==> flow/design.v <==
module L3Decoder (Y31, Y30, Y29, Y28, Y27, Y26, Y25, Y24, Y23, Y22, Y21, Y20, Y19, Y18, Y17, Y16, Y15, Y14, Y13, Y12, Y11, Y10, Y9, Y8, Y7, Y6, Y5, Y4, Y3, Y2, Y1, Y0, s, en); 
	output reg Y31, Y30, Y29, Y28, Y27, Y26, Y25, Y24, Y23, Y22, Y21, Y20, Y19, Y18, Y17, Y16, Y15, Y14, Y13, Y12, Y11, Y10, Y9, Y8, Y7, Y6, Y5, Y4, Y3, Y2, Y1, Y0; 
	input [4:0] s;
	input en; 
	always @(s or en)   begin 
		if (en == 1'b1) 
			case ( s ) 
				5'd0 : {Y31,Y30,Y29,Y28,Y27,Y26,Y25,Y24,Y23,Y22,Y21,Y20,Y19,Y18,Y17,Y16,Y15,Y14,Y13,Y12,Y11,Y10,Y9,Y8,Y7,Y6,Y5,Y4,Y3,Y2,Y1,Y0} = 32'h00000001;
				5'd1 : {Y31,Y30,Y29,Y28,Y27,Y26,Y25,Y24,Y23,Y22,Y21,Y20,Y19,Y18,Y17,Y16,Y15,Y14,Y13,Y12,Y11,Y10,Y9,Y8,Y7,Y6,Y5,Y4,Y3,Y2,Y1,Y0} = 32'h00000002;
				5'd2 : {Y31,Y30,Y29,Y28,Y27,Y26,Y25,Y24,Y23,Y22,Y21,Y20,Y19,Y18,Y17,Y16,Y15,Y14,Y13,Y12,Y11,Y10,Y9,Y8,Y7,Y6,Y5,Y4,Y3,Y2,Y1,Y0} = 32'h00000004;
				5'd3 : {Y31,Y30,Y29,Y28,Y27,Y26,Y25,Y24,Y23,Y22,Y21,Y20,Y19,Y18,Y17,Y16,Y15,Y14,Y13,Y12,Y11,Y10,Y9,Y8,Y7,Y6,Y5,Y4,Y3,Y2,Y1,Y0} = 32'h00000008; 
				5'd4 : {Y31,Y30,Y29,Y28,Y27,Y26,Y25,Y24,Y23,Y22,Y21,Y20,Y19,Y18,Y17,Y16,Y15,Y14,Y13,Y12,Y11,Y10,Y9,Y8,Y7,Y6,Y5,Y4,Y3,Y2,Y1,Y0} = 32'h00000010;
				5'd5 : {Y31,Y30,Y29,Y28,Y27,Y26,Y25,Y24,Y23,Y22,Y21,Y20,Y19,Y18,Y17,Y16,Y15,Y14,Y13,Y12,Y11,Y10,Y9,Y8,Y7,Y6,Y5,Y4,Y3,Y2,Y1,Y0} = 32'h00000020;
				5'd6 : {Y31,Y30,Y29,Y28,Y27,Y26,Y25,Y24,Y23,Y22,Y21,Y20,Y19,Y18,Y17,Y16,Y15,Y14,Y13,Y12,Y11,Y10,Y9,Y8,Y7,Y6,Y5,Y4,Y3,Y2,Y1,Y0} = 32'h00000040;
				5'd7 : {Y31,Y30,Y29,Y28,Y27,Y26,Y25,Y24,Y23,Y22,Y21,Y20,Y19,Y18,Y17,Y16,Y15,Y14,Y13,Y12,Y11,Y10,Y9,Y8,Y7,Y6,Y5,Y4,Y3,Y2,Y1,Y0} = 32'h00000080;
				5'd8 : {Y31,Y30,Y29,Y28,Y27,Y26,Y25,Y24,Y23,Y22,Y21,Y20,Y19,Y18,Y17,Y16,Y15,Y14,Y13,Y12,Y11,Y10,Y9,Y8,Y7,Y6,Y5,Y4,Y3,Y2,Y1,Y0} = 32'h00000100;
				5'd9 : {Y31,Y30,Y29,Y28,Y27,Y26,Y25,Y24,Y23,Y22,Y21,Y20,Y19,Y18,Y17,Y16,Y15,Y14,Y13,Y12,Y11,Y10,Y9,Y8,Y7,Y6,Y5,Y4,Y3,Y2,Y1,Y0} = 32'h00000200;
				5'd10: {Y31,Y30,Y29,Y28,Y27,Y26,Y25,Y24,Y23,Y22,Y21,Y20,Y19,Y18,Y17,Y16,Y15,Y14,Y13,Y12,Y11,Y10,Y9,Y8,Y7,Y6,Y5,Y4,Y3,Y2,Y1,Y0} = 32'h00000400;
				5'd11: {Y31,Y30,Y29,Y28,Y27,Y26,Y25,Y24,Y23,Y22,Y21,Y20,Y19,Y18,Y17,Y16,Y15,Y14,Y13,Y12,Y11,Y10,Y9,Y8,Y7,Y6,Y5,Y4,Y3,Y2,Y1,Y0} = 32'h00000800;
				5'd12: {Y31,Y30,Y29,Y28,Y27,Y26,Y25,Y24,Y23,Y22,Y21,Y20,Y19,Y18,Y17,Y16,Y15,Y14,Y13,Y12,Y11,Y10,Y9,Y8,Y7,Y6,Y5,Y4,Y3,Y2,Y1,Y0} = 32'h00001000;
				5'd13: {Y31,Y30,Y29,Y28,Y27,Y26,Y25,Y24,Y23,Y22,Y21,Y20,Y19,Y18,Y17,Y16,Y15,Y14,Y13,Y12,Y11,Y10,Y9,Y8,Y7,Y6,Y5,Y4,Y3,Y2,Y1,Y0} = 32'h00002000;
				5'd14: {Y31,Y30,Y29,Y28,Y27,Y26,Y25,Y24,Y23,Y22,Y21,Y20,Y19,Y18,Y17,Y16,Y15,Y14,Y13,Y12,Y11,Y10,Y9,Y8,Y7,Y6,Y5,Y4,Y3,Y2,Y1,Y0} = 32'h00004000;
				5'd15: {Y31,Y30,Y29,Y28,Y27,Y26,Y25,Y24,Y23,Y22,Y21,Y20,Y19,Y18,Y17,Y16,Y15,Y14,Y13,Y12,Y11,Y10,Y9,Y8,Y7,Y6,Y5,Y4,Y3,Y2,Y1,Y0} = 32'h00008000;
				5'd16: {Y31,Y30,Y29,Y28,Y27,Y26,Y25,Y24,Y23,Y22,Y21,Y20,Y19,Y18,Y17,Y16,Y15,Y14,Y13,Y12,Y11,Y10,Y9,Y8,Y7,Y6,Y5,Y4,Y3,Y2,Y1,Y0} = 32'h00010000;
				5'd17: {Y31,Y30,Y29,Y28,Y27,Y26,Y25,Y24,Y23,Y22,Y21,Y20,Y19,Y18,Y17,Y16,Y15,Y14,Y13,Y12,Y11,Y10,Y9,Y8,Y7,Y6,Y5,Y4,Y3,Y2,Y1,Y0} = 32'h00020000;
				5'd18: {Y31,Y30,Y29,Y28,Y27,Y26,Y25,Y24,Y23,Y22,Y21,Y20,Y19,Y18,Y17,Y16,Y15,Y14,Y13,Y12,Y11,Y10,Y9,Y8,Y7,Y6,Y5,Y4,Y3,Y2,Y1,Y0} = 32'h00040000;
				5'd19: {Y31,Y30,Y29,Y28,Y27,Y26,Y25,Y24,Y23,Y22,Y21,Y20,Y19,Y18,Y17,Y16,Y15,Y14,Y13,Y12,Y11,Y10,Y9,Y8,Y7,Y6,Y5,Y4,Y3,Y2,Y1,Y0} = 32'h00080000;
				5'd20: {Y31,Y30,Y29,Y28,Y27,Y26,Y25,Y24,Y23,Y22,Y21,Y20,Y19,Y18,Y17,Y16,Y15,Y14,Y13,Y12,Y11,Y10,Y9,Y8,Y7,Y6,Y5,Y4,Y3,Y2,Y1,Y0} = 32'h00100000;
				5'd21: {Y31,Y30,Y29,Y28,Y27,Y26,Y25,Y24,Y23,Y22,Y21,Y20,Y19,Y18,Y17,Y16,Y15,Y14,Y13,Y12,Y11,Y10,Y9,Y8,Y7,Y6,Y5,Y4,Y3,Y2,Y1,Y0} = 32'h00200000;
				5'd22: {Y31,Y30,Y29,Y28,Y27,Y26,Y25,Y24,Y23,Y22,Y21,Y20,Y19,Y18,Y17,Y16,Y15,Y14,Y13,Y12,Y11,Y10,Y9,Y8,Y7,Y6,Y5,Y4,Y3,Y2,Y1,Y0} = 32'h00400000;
				5'd23: {Y31,Y30,Y29,Y28,Y27,Y26,Y25,Y24,Y23,Y22,Y21,Y20,Y19,Y18,Y17,Y16,Y15,Y14,Y13,Y12,Y11,Y10,Y9,Y8,Y7,Y6,Y5,Y4,Y3,Y2,Y1,Y0} = 32'h00800000;
				5'd24: {Y31,Y30,Y29,Y28,Y27,Y26,Y25,Y24,Y23,Y22,Y21,Y20,Y19,Y18,Y17,Y16,Y15,Y14,Y13,Y12,Y11,Y10,Y9,Y8,Y7,Y6,Y5,Y4,Y3,Y2,Y1,Y0} = 32'h01000000;
				5'd25: {Y31,Y30,Y29,Y28,Y27,Y26,Y25,Y24,Y23,Y22,Y21,Y20,Y19,Y18,Y17,Y16,Y15,Y14,Y13,Y12,Y11,Y10,Y9,Y8,Y7,Y6,Y5,Y4,Y3,Y2,Y1,Y0} = 32'h02000000;
				5'd26: {Y31,Y30,Y29,Y28,Y27,Y26,Y25,Y24,Y23,Y22,Y21,Y20,Y19,Y18,Y17,Y16,Y15,Y14,Y13,Y12,Y11,Y10,Y9,Y8,Y7,Y6,Y5,Y4,Y3,Y2,Y1,Y0} = 32'h04000000;
				5'd27: {Y31,Y30,Y29,Y28,Y27,Y26,Y25,Y24,Y23,Y22,Y21,Y20,Y19,Y18,Y17,Y16,Y15,Y14,Y13,Y12,Y11,Y10,Y9,Y8,Y7,Y6,Y5,Y4,Y3,Y2,Y1,Y0} = 32'h08000000;
				5'd28: {Y31,Y30,Y29,Y28,Y27,Y26,Y25,Y24,Y23,Y22,Y21,Y20,Y19,Y18,Y17,Y16,Y15,Y14,Y13,Y12,Y11,Y10,Y9,Y8,Y7,Y6,Y5,Y4,Y3,Y2,Y1,Y0} = 32'h10000000;
				5'd29: {Y31,Y30,Y29,Y28,Y27,Y26,Y25,Y24,Y23,Y22,Y21,Y20,Y19,Y18,Y17,Y16,Y15,Y14,Y13,Y12,Y11,Y10,Y9,Y8,Y7,Y6,Y5,Y4,Y3,Y2,Y1,Y0} = 32'h20000000;
				5'd30: {Y31,Y30,Y29,Y28,Y27,Y26,Y25,Y24,Y23,Y22,Y21,Y20,Y19,Y18,Y17,Y16,Y15,Y14,Y13,Y12,Y11,Y10,Y9,Y8,Y7,Y6,Y5,Y4,Y3,Y2,Y1,Y0} = 32'h40000000;
				5'd31: {Y31,Y30,Y29,Y28,Y27,Y26,Y25,Y24,Y23,Y22,Y21,Y20,Y19,Y18,Y17,Y16,Y15,Y14,Y13,Y12,Y11,Y10,Y9,Y8,Y7,Y6,Y5,Y4,Y3,Y2,Y1,Y0} = 32'h80000000;
				default: {Y31,Y30,Y29,Y28,Y27,Y26,Y25,Y24,Y23,Y22,Y21,Y20,Y19,Y18,Y17,Y16,Y15,Y14,Y13,Y12,Y11,Y10,Y9,Y8,Y7,Y6,Y5,Y4,Y3,Y2,Y1,Y0} = 32'hxxxxxxxx; 
			endcase 
		else {Y31,Y30,Y29,Y28,Y27,Y26,Y25,Y24,Y23,Y22,Y21,Y20,Y19,Y18,Y17,Y16,Y15,Y14,Y13,Y12,Y11,Y10,Y9,Y8,Y7,Y6,Y5,Y4,Y3,Y2,Y1,Y0} = 32'h00000000; 
	end 
endmodule
module L3MUX(out, s, i31, i30, i29, i28, i27, i26, i25, i24, i23, i22, i21, i20, i19, i18, i17, i16, i15, i14, i13, i12, i11, i10, i9, i8, i7, i6, i5, i4, i3, i2, i1, i0);
   input [31:0] i0, i1, i2, i3, i4, i5, i6, i7, i8, i9, i10, i11, i12, i13, i14, i15, i16, i17, i18, i19, i20, i21, i22, i23, i24, i25, i26, i27, i28, i29, i30, i31;
   input [4:0] s;
   output reg [31:0] out;
	always @(s or i0 or i1 or i2 or i3 or i4 or i5 or i6 or i7 or i8 or i9 or i10 or i11 or i12 or i13 or i14 or i15 or i16 or i17 or i18 or i19 or i20 or i21 or i22 or i23 or i24 or i25 or i26 or i27 or i28 or i29 or i30 or i31)
	begin
		case (s)
			5'd0  : out = i0;
			5'd1  : out = i1;
			5'd2  : out = i2;
			5'd3  : out = i3;
			5'd4  : out = i4;
			5'd5  : out = i5;
			5'd6  : out = i6;
			5'd7  : out = i7;
			5'd8  : out = i8;
			5'd9  : out = i9;
			5'd10 : out = i10;
			5'd11 : out = i11;
			5'd12 : out = i12;
			5'd13 : out = i13;
			5'd14 : out = i14;
			5'd15 : out = i15;
			5'd16 : out = i16;
			5'd17 : out = i17;
			5'd18 : out = i18;
			5'd19 : out = i19;
			5'd20 : out = i20;
			5'd21 : out = i21;
			5'd22 : out = i22;
			5'd23 : out = i23;
			5'd24 : out = i24;
			5'd25 : out = i25;
			5'd26 : out = i26;
			5'd27 : out = i27;
			5'd28 : out = i28;
			5'd29 : out = i29;
			5'd30 : out = i30;
			5'd31 : out = i31; 
			default : out = 32'hxxxxxxx;
		endcase
	end
endmodule
module L3Register (q, data, clk, reset, enable);
	input [31:0] data ;
	input clk, reset, enable; 
	output  reg [31:0] q; 
	always @ ( posedge clk or posedge reset) 
		if (reset==1'b1) begin 
			q <= 32'h00000000; 
		end 
		else if (enable) begin 
			q <= data; 
		end
endmodule
module LAB_3 (rd1,rd2,ra1,ra2,wa,wd,Clk,WE,rst);
	input [31:0] wd;
	input [4:0] ra1,ra2,wa;
	input Clk, WE, rst;
	output [31:0] rd1,rd2;
	wire Y31, Y30, Y29, Y28, Y27, Y26, Y25, Y24, Y23, Y22, Y21, Y20, Y19, Y18, Y17, Y16, Y15, Y14, Y13, Y12, Y11, Y10, Y9, Y8, Y7, Y6, Y5, Y4, Y3, Y2, Y1, Y0; 
	wire [31:0] Q31, Q30, Q29, Q28, Q27, Q26, Q25, Q24, Q23, Q22, Q21, Q20, Q19, Q18, Q17, Q16, Q15, Q14, Q13, Q12, Q11, Q10, Q9, Q8, Q7, Q6, Q5, Q4, Q3, Q2, Q1, Q0; 
	L3Decoder dec(Y31, Y30, Y29, Y28, Y27, Y26, Y25, Y24, Y23, Y22, Y21, Y20, Y19, Y18, Y17, Y16, Y15, Y14, Y13, Y12, Y11, Y10, Y9, Y8, Y7, Y6, Y5, Y4, Y3, Y2, Y1, Y0, 
					  wa,WE);
	assign Q0 = 32'h00000000;
	L3Register r1 (Q1 , wd,Clk,rst,Y1);
	L3Register r2 (Q2 , wd,Clk,rst,Y2);
	L3Register r3 (Q3 , wd,Clk,rst,Y3);
	L3Register r4 (Q4 , wd,Clk,rst,Y4);
	L3Register r5 (Q5 , wd,Clk,rst,Y5);
	L3Register r6 (Q6 , wd,Clk,rst,Y6);
	L3Register r7 (Q7 , wd,Clk,rst,Y7);
	L3Register r8 (Q8 , wd,Clk,rst,Y8);
	L3Register r9 (Q9 , wd,Clk,rst,Y9);
	L3Register r10(Q10, wd,Clk,rst,Y10);
	L3Register r11(Q11, wd,Clk,rst,Y11);
	L3Register r12(Q12, wd,Clk,rst,Y12);
	L3Register r13(Q13, wd,Clk,rst,Y13);
	L3Register r14(Q14, wd,Clk,rst,Y14);
	L3Register r15(Q15, wd,Clk,rst,Y15);
	L3Register r16(Q16, wd,Clk,rst,Y16);
	L3Register r17(Q17, wd,Clk,rst,Y17);
	L3Register r18(Q18, wd,Clk,rst,Y18);
	L3Register r19(Q19, wd,Clk,rst,Y19);
	L3Register r20(Q20, wd,Clk,rst,Y20);
	L3Register r21(Q21, wd,Clk,rst,Y21);
	L3Register r22(Q22, wd,Clk,rst,Y22);
	L3Register r23(Q23, wd,Clk,rst,Y23);
	L3Register r24(Q24, wd,Clk,rst,Y24);
	L3Register r25(Q25, wd,Clk,rst,Y25);
	L3Register r26(Q26, wd,Clk,rst,Y26);
	L3Register r27(Q27, wd,Clk,rst,Y27);
	L3Register r28(Q28, wd,Clk,rst,Y28);
	L3Register r29(Q29, wd,Clk,rst,Y29);
	L3Register r30(Q30, wd,Clk,rst,Y30);
	L3Register r31(Q31, wd,Clk,rst,Y31);
	L3MUX mux1 (rd1, ra1, Q31, Q30, Q29, Q28, Q27, Q26, Q25, Q24, Q23, Q22, Q21, Q20, Q19, Q18, Q17, Q16, Q15, Q14, Q13, Q12, Q11, Q10, Q9, Q8, Q7, Q6, Q5, Q4, Q3, Q2, Q1, Q0);
	L3MUX mux2 (rd2, ra2, Q31, Q30, Q29, Q28, Q27, Q26, Q25, Q24, Q23, Q22, Q21, Q20, Q19, Q18, Q17, Q16, Q15, Q14, Q13, Q12, Q11, Q10, Q9, Q8, Q7, Q6, Q5, Q4, Q3, Q2, Q1, Q0);
endmodule
; From RTL to reports: LAB_3
; Tool output for the design above before and after an edit, in the order of the flow.
; Lines under "before" count in the file above, lines under "after" in the edited file.
; "change": "after" minus "before" as printed here. "change_rel_pct": 100 x difference / "before".
; Not given: --
[setup]
design = LAB_3
clk_port = Clk
lib = sky130hd
lib_corner = tt_025C_1v80

; The edit
; The edit as a unified diff against the file above.
; This change comes from a script, not from a designer. The edited design behaves differently; no optimisation was intended.
; begin of diff
@@ -111,5 +111,8 @@
 	L3Register r2 (Q2 , wd,Clk,rst,Y2);
 	L3Register r3 (Q3 , wd,Clk,rst,Y3);
-	L3Register r4 (Q4 , wd,Clk,rst,Y4);
+	wire [31:0] Q4_m, Q4_s;
+	L3Register r4 (Q4_m , wd,Clk,rst,Y4);
+	L3Register r4_b (Q4_s, ~wd, Clk, rst, Y4);
+	assign Q4 = Q4_m ^ Q4_s;
 	L3Register r5 (Q5 , wd,Clk,rst,Y5);
 	L3Register r6 (Q6 , wd,Clk,rst,Y6);
; end of diff

; Word level
; Yosys after proc, flatten, opt, wreduce and memory -nomap, before mapping. Enables and synchronous resets that opt folds into registers are not counted as muxes. Memory bits, and registers merged into a memory's read port (data or address), are not among the register bits. Print and check cells are not counted. Equal cells are merged and count once.
; Yosys's memory passes give these memory sizes; they may raise the number of words (mostly to a power of two), join words into wider ones and drop unused or constant bits.
[word_totals]
columns = element, before, after, change, change_rel_pct
row1 = memories, 1, 1, 0, 0.00
row2 = reg_bits, 992, 1024, 32, 3.23
row3 = inputBits, 50, 50, 0, 0.00
row4 = out_inout_bits, 64, 64, 0, 0.00
row5 = rom_bits, 1024, 1024, 0, 0.00
[memory_table]
columns = element, before, after
row1 = mem_shapes, 32x32 r1 w0, 32x32 r1 w0
[op_classes]
columns = element, before, after, change, change_rel_pct
row1 = eq_ne, 62, 62, 0, 0.00
row2 = logic, 0, 2, 2, --
row3 = muxes, 33, 33, 0, 0.00
row4 = n_reduce_logical, 2, 2, 0, 0.00
[op_table]
columns = cell, before, after, change, change_rel_pct
row1 = inverter 32 bit, 0, 1, 1, --
row2 = bitwise XOR 32 bit, 0, 1, 1, --
row3 = == test 5 bit (second input constant), 32, 32, 0, 0.00
row4 = 2-to-1 mux 1 bit, 31, 31, 0, 0.00
row5 = == test 5 x 4 -> 1 bit (second input constant), 16, 16, 0, 0.00
row6 = == test 5 x 3 -> 1 bit (second input constant), 8, 8, 0, 0.00
row7 = == test 5 x 2 -> 1 bit (second input constant), 4, 4, 0, 0.00
row8 = == test 5 x 1 -> 1 bit (second input constant), 2, 2, 0, 0.00
row9 = zero test 5 bit, 2, 2, 0, 0.00
row10 = case mux 32 bit (select 32 bit), 2, 2, 0, 0.00

; Logic depth
; Yosys ltp: most cells in a row. Word level: on the elaborated netlist, between registers, memories and ports. Mapped: between sequential cells and ports; inverters and the memories' decode and read muxes count.
[logic_depth]
columns = element, before, after, change, change_rel_pct
row1 = word_depth, 2, 2, 0, 0.00
row2 = abc_area, 0, 0, --, --
row3 = mapped_depth, 9, 10, 1, 11.11

; Synthesis result
; The flow's flattened synthesis, as Yosys stat reports it; memories are mapped. The netlist is that of the ABC_AREA named above (0 if unset); the other value can give another one.
[types]
columns = cell, before, after, change, change_rel_pct
row1 = sky130_fd_sc_hd__a22oi_1, 611, 468, -143, -23.40
row2 = sky130_fd_sc_hd__and3_1, 223, 160, -63, -28.25
row3 = sky130_fd_sc_hd__nand3_1, 104, 165, 61, 58.65
row4 = sky130_fd_sc_hd__mux2i_1, 72, 116, 44, 61.11
row5 = sky130_fd_sc_hd__a22o_1, 47, 87, 40, 85.11
row6 = sky130_fd_sc_hd__o21ai_0, 5, 41, 36, 720.00
row7 = sky130_fd_sc_hd__dfrtp_1, 992, 1024, 32, 3.23
row8 = sky130_fd_sc_hd__nand2_1, 71, 100, 29, 40.85
row9 = sky130_fd_sc_hd__xor2_1, 0, 27, 27, --
row10 = sky130_fd_sc_hd__buf_2, 73, 99, 26, 35.62
row11 = sky130_fd_sc_hd__or4_1, 52, 27, -25, -48.08
row12 = sky130_fd_sc_hd__a32oi_1, 14, 37, 23, 164.29
row13 = sky130_fd_sc_hd__nor4_1, 4, 24, 20, 500.00
row14 = sky130_fd_sc_hd__nand4_1, 121, 137, 16, 13.22
row15 = sky130_fd_sc_hd__a2111oi_0, 70, 54, -16, -22.86
row16 = sky130_fd_sc_hd__o2bb2ai_1, 2, 16, 14, 700.00
row17 = sky130_fd_sc_hd__nand3b_1, 7, 20, 13, 185.71
row18 = sky130_fd_sc_hd__and2_1, 9, 21, 12, 133.33
; The list need not be complete.
[synth_totals]
columns = element, before, after, change, change_rel_pct
row1 = flip_flops, 992, 1024, 32, 3.23
row2 = area_um2, 50240.7, 52297.7, 2057.0, 4.09
row3 = stdcells, 4177, 4402, 225, 5.39
row4 = n_buf, 428, 448, 20, 4.67
; By module: a second synthesis without flattening, with its own total; a netlist apart from the flattened one above.
[unflattened]
columns = element, before, after, change, change_rel_pct
row1 = hier_cells, 4895, 5028, 133, 2.72
row2 = area_unflattened_um2, 57970.6, 59719.8, 1749.2, 3.02
; Rows give one instance, submodules left out.
[by_module_before]
columns = mod, instances, mod_seq_area_um2, mod_area_um2, n_cells
row1 = L3Register, 31, 800.8, 1348.8, 69
row2 = L3MUX, 2, 0.0, 7960.1, 1354
row3 = L3Decoder, 1, 0.0, 234.0, 47
row4 = LAB_3, 1, 0.0, 3.8, 1
[by_module_after]
columns = mod, instances, mod_seq_area_um2, mod_area_um2, n_cells
row1 = L3Register, 32, 800.8, 1348.8, 69
row2 = L3MUX, 2, 0.0, 7960.1, 1354
row3 = LAB_3, 1, 0.0, 404.1, 65
row4 = L3Decoder, 1, 0.0, 234.0, 47

; Path before layout
; Path of least setup slack by OpenSTA after synthesis, without wires, with an ideal clock, recovery checks aside; 20% of the period is set as input and as output delay. Where synthesis merged equal registers, the netlist keeps one of their names.
[synth_path]
columns = element, before, after, change, change_rel_pct
row1 = kind, input to output, input to output, --, --
row2 = startpoint, in ra1[3], in ra2[0], --, --
row3 = endpoint, out rd1[26], out rd2[21], --, --
row4 = driving_pins, 8, 8, 0, 0.00
row5 = delay_ps, 1749, 1808, 59, 3.37
row6 = output_delay_ps, 1200, 1200, 0, 0.00
row7 = launch_ps, 1200, 1200, 0, 0.00
row8 = tclk_ps, 6000, 6000, 0, 0.00
row9 = in_delay_ps, 1200, 1200, 0, 0.00
row10 = path_slack_ps, 1851, 1792, -59, --
row11 = n_path_buf, 3, 4, 1, 33.33
row12 = arrival_time_ps, 2949, 3008, 59, 2.00
row13 = synth_period_reached_ps, 4149, 4208, 59, 1.42
; "delay_ps" is the arrival time less input delay plus setup time.
; A path that ends at an output port has no setup time.
; "driving_pins" counts driving pins, that of a launching flip-flop among them; a cell with two outputs on the path counts twice.
; "synth_period_reached_ps" is the clock period less the worst setup slack; recovery checks do not enter. This is arithmetic on one report: input and output delays are still those of the set period (20% each).
; The rows between start and end are the longest chain of elaborated cells between them; the timing report does not say that the signal goes this way. Where chains are equally long, one stands for them.
; A line is the first line of the expression or statement that the cell stems from. Yosys adds cells for indexed reads and writes and turns some case tables into memories.
[synth_via_before]
path_cell_list = sky130_fd_sc_hd__buf_2 -> sky130_fd_sc_hd__buf_2 -> sky130_fd_sc_hd__buf_1 -> sky130_fd_sc_hd__mux2_2 -> sky130_fd_sc_hd__a32oi_1 -> sky130_fd_sc_hd__nand2_1 -> sky130_fd_sc_hd__a2111oi_0 -> sky130_fd_sc_hd__nand4_1
elab_chain_cells = 2
[synth_lines_before]
columns = element, line_no
row1 = from (decl), 102  ; input [4:0] ra1,ra2,wa;
row2 = == test 5 bit, 51  ; case (s)
row3 = case mux 32 bit (select 32 bit), 51
row4 = to (decl), 104  ; output [31:0] rd1,rd2;
[synth_via_after]
path_cell_list = sky130_fd_sc_hd__buf_2 -> sky130_fd_sc_hd__buf_4 -> sky130_fd_sc_hd__buf_2 -> sky130_fd_sc_hd__buf_1 -> sky130_fd_sc_hd__mux2i_1 -> sky130_fd_sc_hd__o22ai_1 -> sky130_fd_sc_hd__a2111oi_0 -> sky130_fd_sc_hd__nand3_1
elab_chain_cells = 2
[synth_lines_after]
columns = element, line_no
row1 = from (decl), 102  ; input [4:0] ra1,ra2,wa;
row2 = == test 5 bit, 51  ; case (s)
row3 = case mux 32 bit (select 32 bit), 51
row4 = to (decl), 104  ; output [31:0] rd1,rd2;

; Path in the finished layout
; From the final timing report of the runs of set A: the path of least setup slack in the routed layout; clock arrival at registers is part of the times.
; The report prints the path's times to 10 ps; the period is as set.
[layout_path]
columns = element, before, after, change, change_rel_pct
row1 = kind, input to output, input to output, --, --
row2 = startpoint, in ra2[2], in ra1[3], --, --
row3 = endpoint, out rd2[10], out rd1[19], --, --
row4 = n_path_buf, 4, 4, 0, 0.00
row5 = output_delay_ps, 1200, 1200, 0, 0.00
row6 = launch_ps, 1200, 1200, 0, 0.00
row7 = arrival_time_ps, 4660, 4540, -120, -2.58
row8 = in_delay_ps, 1200, 1200, 0, 0.00
row9 = path_slack_ps, 140, 260, 120, --
row10 = tclk_ps, 6000, 6000, 0, 0.00
row11 = driving_pins, 9, 9, 0, 0.00
; The rows between start and end are the longest chain of elaborated cells between them; the timing report does not say that the signal goes this way. Where chains are equally long, one stands for them.
[layout_via_before]
path_cell_list = sky130_fd_sc_hd__clkdlybuf4s50_1 -> sky130_fd_sc_hd__buf_12 -> sky130_fd_sc_hd__nand3b_2 -> sky130_fd_sc_hd__nor2_4 -> sky130_fd_sc_hd__buf_4 -> sky130_fd_sc_hd__a22oi_1 -> sky130_fd_sc_hd__nand4_1 -> sky130_fd_sc_hd__or4_1 -> sky130_fd_sc_hd__clkdlybuf4s50_1
elab_chain_cells = 2
[layout_lines_before]
columns = element, line_no
row1 = from (decl), 102  ; input [4:0] ra1,ra2,wa;
row2 = == test 5 bit, 51  ; case (s)
row3 = case mux 32 bit (select 32 bit), 51
row4 = to (decl), 104  ; output [31:0] rd1,rd2;
[layout_via_after]
path_cell_list = sky130_fd_sc_hd__buf_4 -> sky130_fd_sc_hd__buf_4 -> sky130_fd_sc_hd__nand2b_1 -> sky130_fd_sc_hd__nor3_2 -> sky130_fd_sc_hd__buf_4 -> sky130_fd_sc_hd__a2111oi_0 -> sky130_fd_sc_hd__nand4_1 -> sky130_fd_sc_hd__or3_1 -> sky130_fd_sc_hd__clkdlybuf4s50_1
elab_chain_cells = 2
[layout_lines_after]
columns = element, line_no
row1 = from (decl), 102  ; input [4:0] ra1,ra2,wa;
row2 = == test 5 bit, 51  ; case (s)
row3 = case mux 32 bit (select 32 bit), 51
row4 = to (decl), 104  ; output [31:0] rd1,rd2;

; Measured runs
; Both versions went through the flow (Yosys, OpenROAD) with the same settings in each pair. Constraints: input delay and output delay 20% of the set period each, output load 0.01 pF.
[flow_settings_set_A]
CORE_UTILIZATION = 40
SETUP_SLACK_MARGIN = 0.3
period_ns = 6.0
CAP_MARGIN = 20
CORE_MARGIN = 2
SLEW_MARGIN = 20
[measured_set_A]
columns = element, before, after, change, change_rel_pct
row1 = setup_ws_ps, 142, 257, 115, --
row2 = total_negative_slack_ps, 0, 0, 0, --
row3 = dieArea_um2, 128454.0, 133652.0, 5198.0, 4.05
row4 = final_hold_ws_ps, 520, 499, -21, --
row5 = synth_area_um2, 50240.7, 52297.7, 2057.0, 4.09
row6 = total_power_w, 0.019762, 0.02045, 0.000688, 3.48
row7 = fin_util_frac, 0.475, 0.472, -0.003, --
row8 = finalCellArea_um2, 59360.7, 61236.2, 1875.5, 3.16
[flow_settings_set_B]
ABC_AREA = 0
CELL_PAD_IN_SITES_GLOBAL_PLACEMENT = 2
CORE_UTILIZATION = 36
CTS_CLUSTER_SIZE = 19
GPL_ROUTABILITY_DRIVEN = 0
HOLD_SLACK_MARGIN = 0.1
MIN_ROUTING_LAYER = met1
PLACE_DENSITY_LB_ADDON = 0.06
SLEW_MARGIN = 20
TNS_END_PERCENT = 50
period_ns = 5.91
CAP_MARGIN = 20
CORE_MARGIN = 2
[measured_set_B]
columns = element, before, after, change, change_rel_pct
row1 = setup_ws_ps, -80, 150, 230, --
row2 = total_negative_slack_ps, -88, 0, 88, --
row3 = dieArea_um2, 142563.0, 148337.0, 5774.0, 4.05
row4 = final_hold_ws_ps, 519, 499, -20, --
row5 = synth_area_um2, 50240.7, 52297.7, 2057.0, 4.09
row6 = total_power_w, 0.020253, 0.021338, 0.001085, 5.36
row7 = fin_util_frac, 0.429, 0.428, -0.001, --
row8 = finalCellArea_um2, 59578.4, 61592.8, 2014.4, 3.38
; "total_power_w" is the tool's figure for a default switching activity; nothing was simulated.
